==> flow/design.v <==
module master_apb #(parameter ADDR_WIDTH=8, parameter DATA_WIDTH =8, parameter STATE=2 )(
input PCLK,
input PRESETn,
input [ADDR_WIDTH-1:0] apb_write_paddr,
input [DATA_WIDTH-1:0] apb_write_data,
input [ADDR_WIDTH-1:0] apb_read_paddr,
input READ_WRITE,
input PREADY,
input transfer,
input [DATA_WIDTH-1:0] PRDATA,
output PWRITE,
output reg PSEL,
output reg PENABLE,
output [ADDR_WIDTH-1:0] PADDR,
output reg[DATA_WIDTH-1:0] PWDATA,
output reg [DATA_WIDTH-1:0] apb_read_data_out
);
parameter IDLE=2'b00;
parameter SETUP=2'b01;
parameter ACCESS=2'b11;
reg [STATE-1:0] current_state,next_state;
wire [DATA_WIDTH-1:0] temp_read;
always @(posedge PCLK or negedge PRESETn)
begin
if(!PRESETn)
current_state<=IDLE;
else
current_state<=next_state;
end
always @(*)
begin
case (current_state)
IDLE: 
begin
if(transfer==1'b1)
next_state=SETUP;
else
next_state=IDLE;
end
SETUP:
begin
next_state=ACCESS;
end
ACCESS:
begin
if(PREADY==1'b1&&transfer==1'b1)
next_state=SETUP;
else if(PREADY==1'b1&&transfer==1'b0)
next_state=IDLE;
else
next_state=ACCESS;
end
default:
next_state=IDLE;
endcase
end
always@(*)
begin
PWDATA='b0;
case(current_state)
IDLE:
begin
PSEL=1'b0;
PENABLE=1'b0;
end
SETUP:
begin
PSEL=1'b1;
PENABLE=1'b0;
PWDATA=apb_write_data;
end
ACCESS:
begin
PSEL=1'b1;
PENABLE=1'b1;
PWDATA=apb_write_data;
end
default:
begin
PSEL=1'b0;
PENABLE=1'b0;
end
endcase
end
always @(posedge PCLK or negedge PRESETn)
begin
if(!PRESETn)
apb_read_data_out<='b0;
else if (current_state==ACCESS && PWRITE==1'b0)
apb_read_data_out<=PRDATA;
end
assign PWRITE=READ_WRITE;
assign PADDR= READ_WRITE?apb_write_paddr:apb_read_paddr;
endmodule
module RAM_slave #(parameter ADDRESS=8, parameter DATA=8, parameter LOCATION=64, parameter STATES=3)(
input PWRITE,PCLK,PRESETn,
input PSEL1,
input PENABLE,
input [ADDRESS-1:0] paddr,
input [DATA-1:0] pwdata,
output reg [DATA-1:0] prdata,
output reg PREADY
);
parameter IDLE=2'b00;
parameter TRANSFER=2'b01;
parameter WRITE=2'b11;
parameter READ=2'b10;
localparam AW=$clog2(LOCATION);
reg [STATES-1:0] current_state,next_state;
reg [DATA-1:0] memory [0:LOCATION-1];
integer i;
always @(posedge PCLK or negedge PRESETn )
begin
if(!PRESETn)
current_state<=IDLE;
else
current_state<=next_state;
end
always @(*)
begin
case (current_state)
IDLE: 
if(PSEL1==1'b1)
next_state=TRANSFER;
else 
next_state=IDLE;
TRANSFER:
next_state=IDLE;
default:
next_state=IDLE;
endcase
end
always @(*)
if(!PRESETn)
begin
prdata='b0;
PREADY=1'b0;
end
else
begin
    case(current_state)
    IDLE:
    begin
        prdata='b0;
        PREADY=1'b0;
    end
    TRANSFER:
    begin
        PREADY=1'b1;
	if(PWRITE==1'b0)
	if(paddr<LOCATION)
	prdata=memory[paddr[AW-1:0]];
	else
	prdata='b0;	
        else
	 prdata='b0;
    end
default:
begin
prdata='b0;
        PREADY=1'b0;
end
    endcase
end
always @(posedge PCLK or negedge PRESETn)
begin
if(!PRESETn)
begin
    for(i=0;i<LOCATION;i=i+1)
    memory[i]<='b0;
end
else if(current_state==TRANSFER&&PWRITE==1'b1&&paddr<LOCATION)
memory[paddr[AW-1:0]]<=pwdata;
end
endmodule
module apb_top #(parameter ADDRESS=8, parameter DATA =8, parameter LOCATION=64)(
input PCLK,PRESETn,transfer,READ_WRITE,
input [ADDRESS-1:0] apb_write_paddr,apb_read_paddr,
input [DATA-1:0] apb_write_data,
output [DATA-1:0] apb_read_data_out);
wire PWRITE;
wire PREADY;
wire PSEL1;
wire PENABLE;
wire [ADDRESS-1:0] paddr;
wire [DATA-1:0] pwdata,prdata;
master_apb #(.ADDR_WIDTH(ADDRESS),.DATA_WIDTH(DATA)) master(
.PCLK(PCLK),
.PRESETn(PRESETn),
.apb_write_paddr(apb_write_paddr),
.apb_write_data(apb_write_data),
.apb_read_paddr(apb_read_paddr),
.READ_WRITE(READ_WRITE),
.PREADY(PREADY),
.transfer(transfer),
.PRDATA(prdata),
.PWRITE(PWRITE),
.PSEL(PSEL1),
.PENABLE(PENABLE),
.PADDR(paddr),
.PWDATA(pwdata),
.apb_read_data_out(apb_read_data_out));
RAM_slave #(.ADDRESS(ADDRESS),.DATA(DATA), .LOCATION(LOCATION)) slave_dut (
.PWRITE(PWRITE),
.PCLK(PCLK),
.PRESETn(PRESETn),
.PSEL1(PSEL1),
.PENABLE(PENABLE),
.paddr(paddr),
.pwdata(pwdata),
.prdata(prdata),
.PREADY(PREADY)
);
endmodule
* Reports on apb_top
What the tools print for apb_top, step after step.
Lines are those of the file above, counted from 1.
Operators carry their Yosys type and port widths (W data, S select, Z words).
Cell names lack the library's common part.
A cell with -- has no value.
- Design top :: apb_top
- Clock input :: PCLK
- Cell library :: sky130hd
- Library corner :: tt_025C_1v80

* Word-level counts
Counts by Yosys on the flattened word-level netlist (proc, flatten, opt, wreduce). Print and check cells are left out.
- Reduce/logical cells :: 73
- Equality and inequality tests :: 67
- Mux-type cells :: 16
- Bitwise operators :: 2
- $lt $le $gt $ge :: 1
** Operators by type and width (count)
- $pmux W8 S64 :: 1
- $eq A6 B6 Y1 const B :: 32
- $reduce_and A2 Y1 :: 64
- $eq A6 B5 Y1 const B :: 16
- $eq A6 B4 Y1 const B :: 8
- $mux W8 :: 6
- $eq A6 B3 Y1 const B :: 4
- $eq A6 B2 Y1 const B :: 2
- $lt A8 B7 Y1 const B :: 1
- $eq A3 B1 Y1 const B :: 2
- $eq A6 B1 Y1 const B :: 1
- $logic_not A6 Y1 :: 1
- $pmux W2 S3 :: 1
- $logic_and A1 B1 Y1 :: 5
- $mux W1 :: 5
- $mux W2 :: 2
- $logic_not A3 Y1 :: 1
- $mux W3 :: 1
- $not A1 Y1 :: 2
- $eq A2 B1 Y1 const B :: 1
- $eq A2 B2 Y1 const B :: 1
- $logic_not A2 Y1 :: 1
- $reduce_or A2 Y1 :: 1
- Output and inout port bits :: 8
- Input port bits :: 28
- Word-level cells :: 226
- Register bits after elaboration :: 525

* Logic depth
Longest topological path by Yosys (ltp), each cell counted once; first at word level (registers and memories cut), then after technology mapping (sequential cells cut; the memories' decode and read muxes count).
- Depth in word-level cells :: 7
- ABC_AREA :: 0
- Depth in mapped cells :: 12
- Mapped depth without buffers :: 7

* Mapped cells and area
The flow's flattened synthesis, as Yosys stat reports it; memories are mapped. The netlist is that of the ABC_AREA named above (0 if unset); the other value can give another one.
** Cell types
- dfrtp_1 :: count 523, area in all 1.31E+04 um2
- o21ai_0 :: count 529, area in all 2.65E+03 um2
- nand2_1 :: count 600, area in all 2252.16 um2
- a22oi_1 :: count 112, area in all 840.806 um2
- clkbuf_1 :: count 138, area in all 517.997 um2
- a221oi_1 :: count 31, area in all 271.51 um2
- a32o_1 :: count 26, area in all 260.25 um2
- a32oi_1 :: count 27, area in all 236.477 um2
- nand3_1 :: count 46, area in all 230.221 um2
- nand4_1 :: count 33, area in all 206.448 um2
- a22o_1 :: count 21, area in all 183.926 um2
- nor2_1 :: count 41, area in all 153.898 um2
- o22ai_1 :: count 24, area in all 150.144 um2
- nor3_2 :: count 12, area in all 120.115 um2
- buf_2 :: count 23, area in all 115.11 um2
- and4_1 :: count 11, area in all 96.342 um2
- nor3_1 :: count 16, area in all 80.077 um2
- o2bb2ai_1 :: count 8, area in all 70.067 um2
Other cell types: 59; their cells: 167.
- Flip-flop cells :: 525
- Cell area after synthesis :: 22908.2 um2
- Area of sequential cells :: 13140.1 um2
- Mapped cells :: 2388
- Buffers :: 177
The figures by module come from a second, unflattened synthesis with its own total; it is not the netlist above.
- Cells (unflattened synthesis) :: 1878
- Area (unflattened synthesis) :: 24333.3 um2
Each row is one instance without its submodules.
** Modules
- RAM_slave :: cells 1832, seq. area 12863.6 um2, times used 1, area 23715.2 um2
- master_apb :: cells 46, seq. area 276.5 um2, times used 1, area 618.1 um2
- apb_top :: cells 0, seq. area 0.0 um2, times used 1, area 0.0 um2

* Path before layout
Source: OpenSTA report_checks on the synthesized netlist (no wires, ideal clock, input and output delay 20% of the period each), path of least setup slack; recovery checks are left aside. Register names are those of the netlist, which keeps one name where synthesis merged equal registers.
- Path kind :: input -> register
- From :: input port READ_WRITE
- To :: register master.apb_read_data_out[6]
- Driving pins on the path :: 9
- Period :: 5000 ps
- Path slack :: 2021 ps
- Arrival time :: 2856 ps
- Time at the first pin :: 1000 ps
- Library setup time :: 124 ps
- Path delay :: 1980 ps
- Data required time :: 4876 ps
- Path buffers :: 3
- Input delay :: 1000 ps
- Synthesis period reached :: 2979 ps
"path delay" = arrival - input delay + setup time.
"driving pins on the path" counts driving pins, that of a launching flip-flop among them; a cell with two outputs on the path counts twice.
"synthesis period reached" = period - worst setup slack (recovery checks aside). The figure is calculated, with input and output delays left at 20% of the set period.
The rows between start and end are the longest chain of elaborated cells between them; the timing report does not say that the signal goes this way. Where chains are equally long, one stands for them.
Each line given opens the expression or statement behind the cell; cells for indexed reads and writes are added by Yosys, which also makes memories of some case tables.
- Cell sequence :: buf_6 > buf_6 > and3b_1 > or2_1 > buf_6 > a32oi_1 > nand4_1 > or4_1 > o31a_1
- Cells in the longest elaborated chain :: 7
- Elaborated cells on any way between the ends :: 73
- Classes of those cells :: 1 x compare; 63 x eq/ne; 6 x mux; 1 x logic; 2 x reduce/logical
** Ends and longest elaborated chain, post-synthesis
- start, declared :: line 177 : input PCLK,PRESETn,transfer,READ_WRITE,
- $mux W8 :: line 93 : assign PADDR= READ_WRITE?apb_write_paddr:apb_read_paddr;
- $eq A6 B6 Y1 :: line 152 : prdata=memory[paddr[AW-1:0]];
- $pmux W8 S64 :: line 152
- $mux W8 :: line 151 : if(paddr<LOCATION)
- $mux W8 :: line 150 : if(PWRITE==1'b0)
- $mux W8 :: line 141 : case(current_state)
- $mux W8 :: line 134 : if(!PRESETn)
- end, assigned :: line 88 : apb_read_data_out<='b0;
- end, assigned :: line 90 : apb_read_data_out<=PRDATA;
- end, declared :: line 16 : output reg [DATA_WIDTH-1:0] apb_read_data_out

* Timing after layout
Path of least setup slack in the final report of run B (OpenROAD, finished layout, wires in). Where an end is a register, its clock arrival counts in the times.
The path's times are printed in steps of 10 ps; the period is the one set.
- Path kind :: input -> register
- From :: input port READ_WRITE
- To :: register master.apb_read_data_out[2]
- Path buffers :: 5
- Time at the first pin :: 1130 ps
- Arrival time :: 5840 ps
- Input delay :: 1130 ps
- Library setup time :: 120 ps
- Data required time :: 6180 ps
- Period :: 5650 ps
- Path slack :: 340 ps
- Driving pins on the path :: 12
The rows between start and end are the longest chain of elaborated cells between them; the timing report does not say that the signal goes this way. Where chains are equally long, one stands for them.
- Cell sequence :: clkdlybuf4s50_1 > buf_6 > buf_6 > clkbuf_1 > nand3b_1 > nand2_1 > clkbuf_1 > a22oi_1 > o2bb2ai_1 > nor4_1 > nand4_1 > o31a_1
- Cells in the longest elaborated chain :: 7
- Elaborated cells on any way between the ends :: 73
- Classes of those cells :: 1 x compare; 63 x eq/ne; 6 x mux; 1 x logic; 2 x reduce/logical
** Ends and longest elaborated chain, after layout
- start, declared :: line 177 : input PCLK,PRESETn,transfer,READ_WRITE,
- $mux W8 :: line 93 : assign PADDR= READ_WRITE?apb_write_paddr:apb_read_paddr;
- $eq A6 B6 Y1 :: line 152 : prdata=memory[paddr[AW-1:0]];
- $pmux W8 S64 :: line 152
- $mux W8 :: line 151 : if(paddr<LOCATION)
- $mux W8 :: line 150 : if(PWRITE==1'b0)
- $mux W8 :: line 141 : case(current_state)
- $mux W8 :: line 134 : if(!PRESETn)
- end, assigned :: line 88 : apb_read_data_out<='b0;
- end, assigned :: line 90 : apb_read_data_out<=PRDATA;
- end, declared :: line 16 : output reg [DATA_WIDTH-1:0] apb_read_data_out

# Flow runs of apb_top

Below are 6 stored runs of the flow (Yosys, OpenROAD; platform sky130hd) on apb_top, each with its settings and what was measured, unordered. Constraints: input delay and output delay 20% of the set period each, output load 0.01 pF.
"reached clock period" is the run's clock period less its worst setup slack. It is reckoned from that one timing run; input and output delays stay at 20% of the period that was set.
"total power of the final layout": no workload was simulated; the value follows from the tool's default switching activity.

** Run A
- Settings :: CELL_PAD_IN_SITES_GLOBAL_PLACEMENT=3; CORE_ASPECT_RATIO=1.09; CORE_MARGIN=2; CORE_UTILIZATION=44; CTS_CLUSTER_SIZE=27; GPL_ROUTABILITY_DRIVEN=1; GPL_TIMING_DRIVEN=0; HOLD_SLACK_MARGIN=0.24; MIN_ROUTING_LAYER=met2; SETUP_SLACK_MARGIN=1.57; SLEW_MARGIN=30; TNS_END_PERCENT=35; period_ns=5.65; CAP_MARGIN=20
- Outcome :: incomplete, routing halted on GRT-0116

** Run B
- Settings :: CORE_MARGIN=2; CORE_UTILIZATION=44; CTS_CLUSTER_SIZE=27; GPL_ROUTABILITY_DRIVEN=0; GPL_TIMING_DRIVEN=0; HOLD_SLACK_MARGIN=0.24; SETUP_SLACK_MARGIN=-0.14; SLEW_MARGIN=30; TNS_END_PERCENT=35; period_ns=5.65; CAP_MARGIN=20
- Reached clock period :: 5,307 ps
- Overall die area :: 53,905.2 um2
- Utilization of the finished layout :: 51.0 %
- Synthesis area :: 22,908.2 um2
- Worst setup slack after layout :: 343 ps
- Total power of the final layout :: 0.007804 W

** Run C
- Settings :: CORE_UTILIZATION=40; PLACE_DENSITY=0.6; period_ns=5.0; CAP_MARGIN=20; CORE_MARGIN=2; SLEW_MARGIN=20
- Reached clock period :: 4,460 ps
- Overall die area :: 59,199.8 um2
- Utilization of the finished layout :: 47.3 %
- Synthesis area :: 22,908.2 um2
- Worst setup slack after layout :: 540 ps
- Total power of the final layout :: 0.009198 W

** Run D
- Settings :: CELL_PAD_IN_SITES_DETAIL_PLACEMENT=0; CELL_PAD_IN_SITES_GLOBAL_PLACEMENT=2; CORE_ASPECT_RATIO=0.68; CORE_MARGIN=5; CORE_UTILIZATION=35; GPL_ROUTABILITY_DRIVEN=0; GPL_TIMING_DRIVEN=0; HOLD_SLACK_MARGIN=0.16; MAX_ROUTING_LAYER=met5; PLACE_DENSITY_LB_ADDON=0.03; SETUP_SLACK_MARGIN=1.94; SLEW_MARGIN=40; TNS_END_PERCENT=20; period_ns=7.13; CAP_MARGIN=20
- Reached clock period :: 5,336 ps
- Overall die area :: 70,762.9 um2
- Utilization of the finished layout :: 41.1 %
- Synthesis area :: 22,908.2 um2
- Worst setup slack after layout :: 1,794 ps
- Total power of the final layout :: 0.006321 W

** Run E
- Settings :: ABC_AREA=1; CELL_PAD_IN_SITES_DETAIL_PLACEMENT=2; CELL_PAD_IN_SITES_GLOBAL_PLACEMENT=3; CORE_ASPECT_RATIO=1.09; CORE_MARGIN=2; CORE_UTILIZATION=16; CTS_CLUSTER_SIZE=27; GPL_ROUTABILITY_DRIVEN=1; GPL_TIMING_DRIVEN=1; HOLD_SLACK_MARGIN=0.24; MIN_ROUTING_LAYER=met2; SETUP_SLACK_MARGIN=0.93; SLEW_MARGIN=40; TNS_END_PERCENT=35; period_ns=5.65; CAP_MARGIN=20
- Reached clock period :: 4,100 ps
- Overall die area :: 158,359.0 um2
- Utilization of the finished layout :: 19.4 %
- Synthesis area :: 24,830.1 um2
- Worst setup slack after layout :: 1,550 ps
- Total power of the final layout :: 0.008569 W

** Run F
- Settings :: CORE_UTILIZATION=40; PLACE_DENSITY=0.6; period_ns=4.47; CAP_MARGIN=20; CORE_MARGIN=2; SLEW_MARGIN=20
- Reached clock period :: 4,007 ps
- Overall die area :: 59,199.8 um2
- Utilization of the finished layout :: 47.9 %
- Synthesis area :: 22,908.2 um2
- Worst setup slack after layout :: 463 ps
- Total power of the final layout :: 0.010299 W
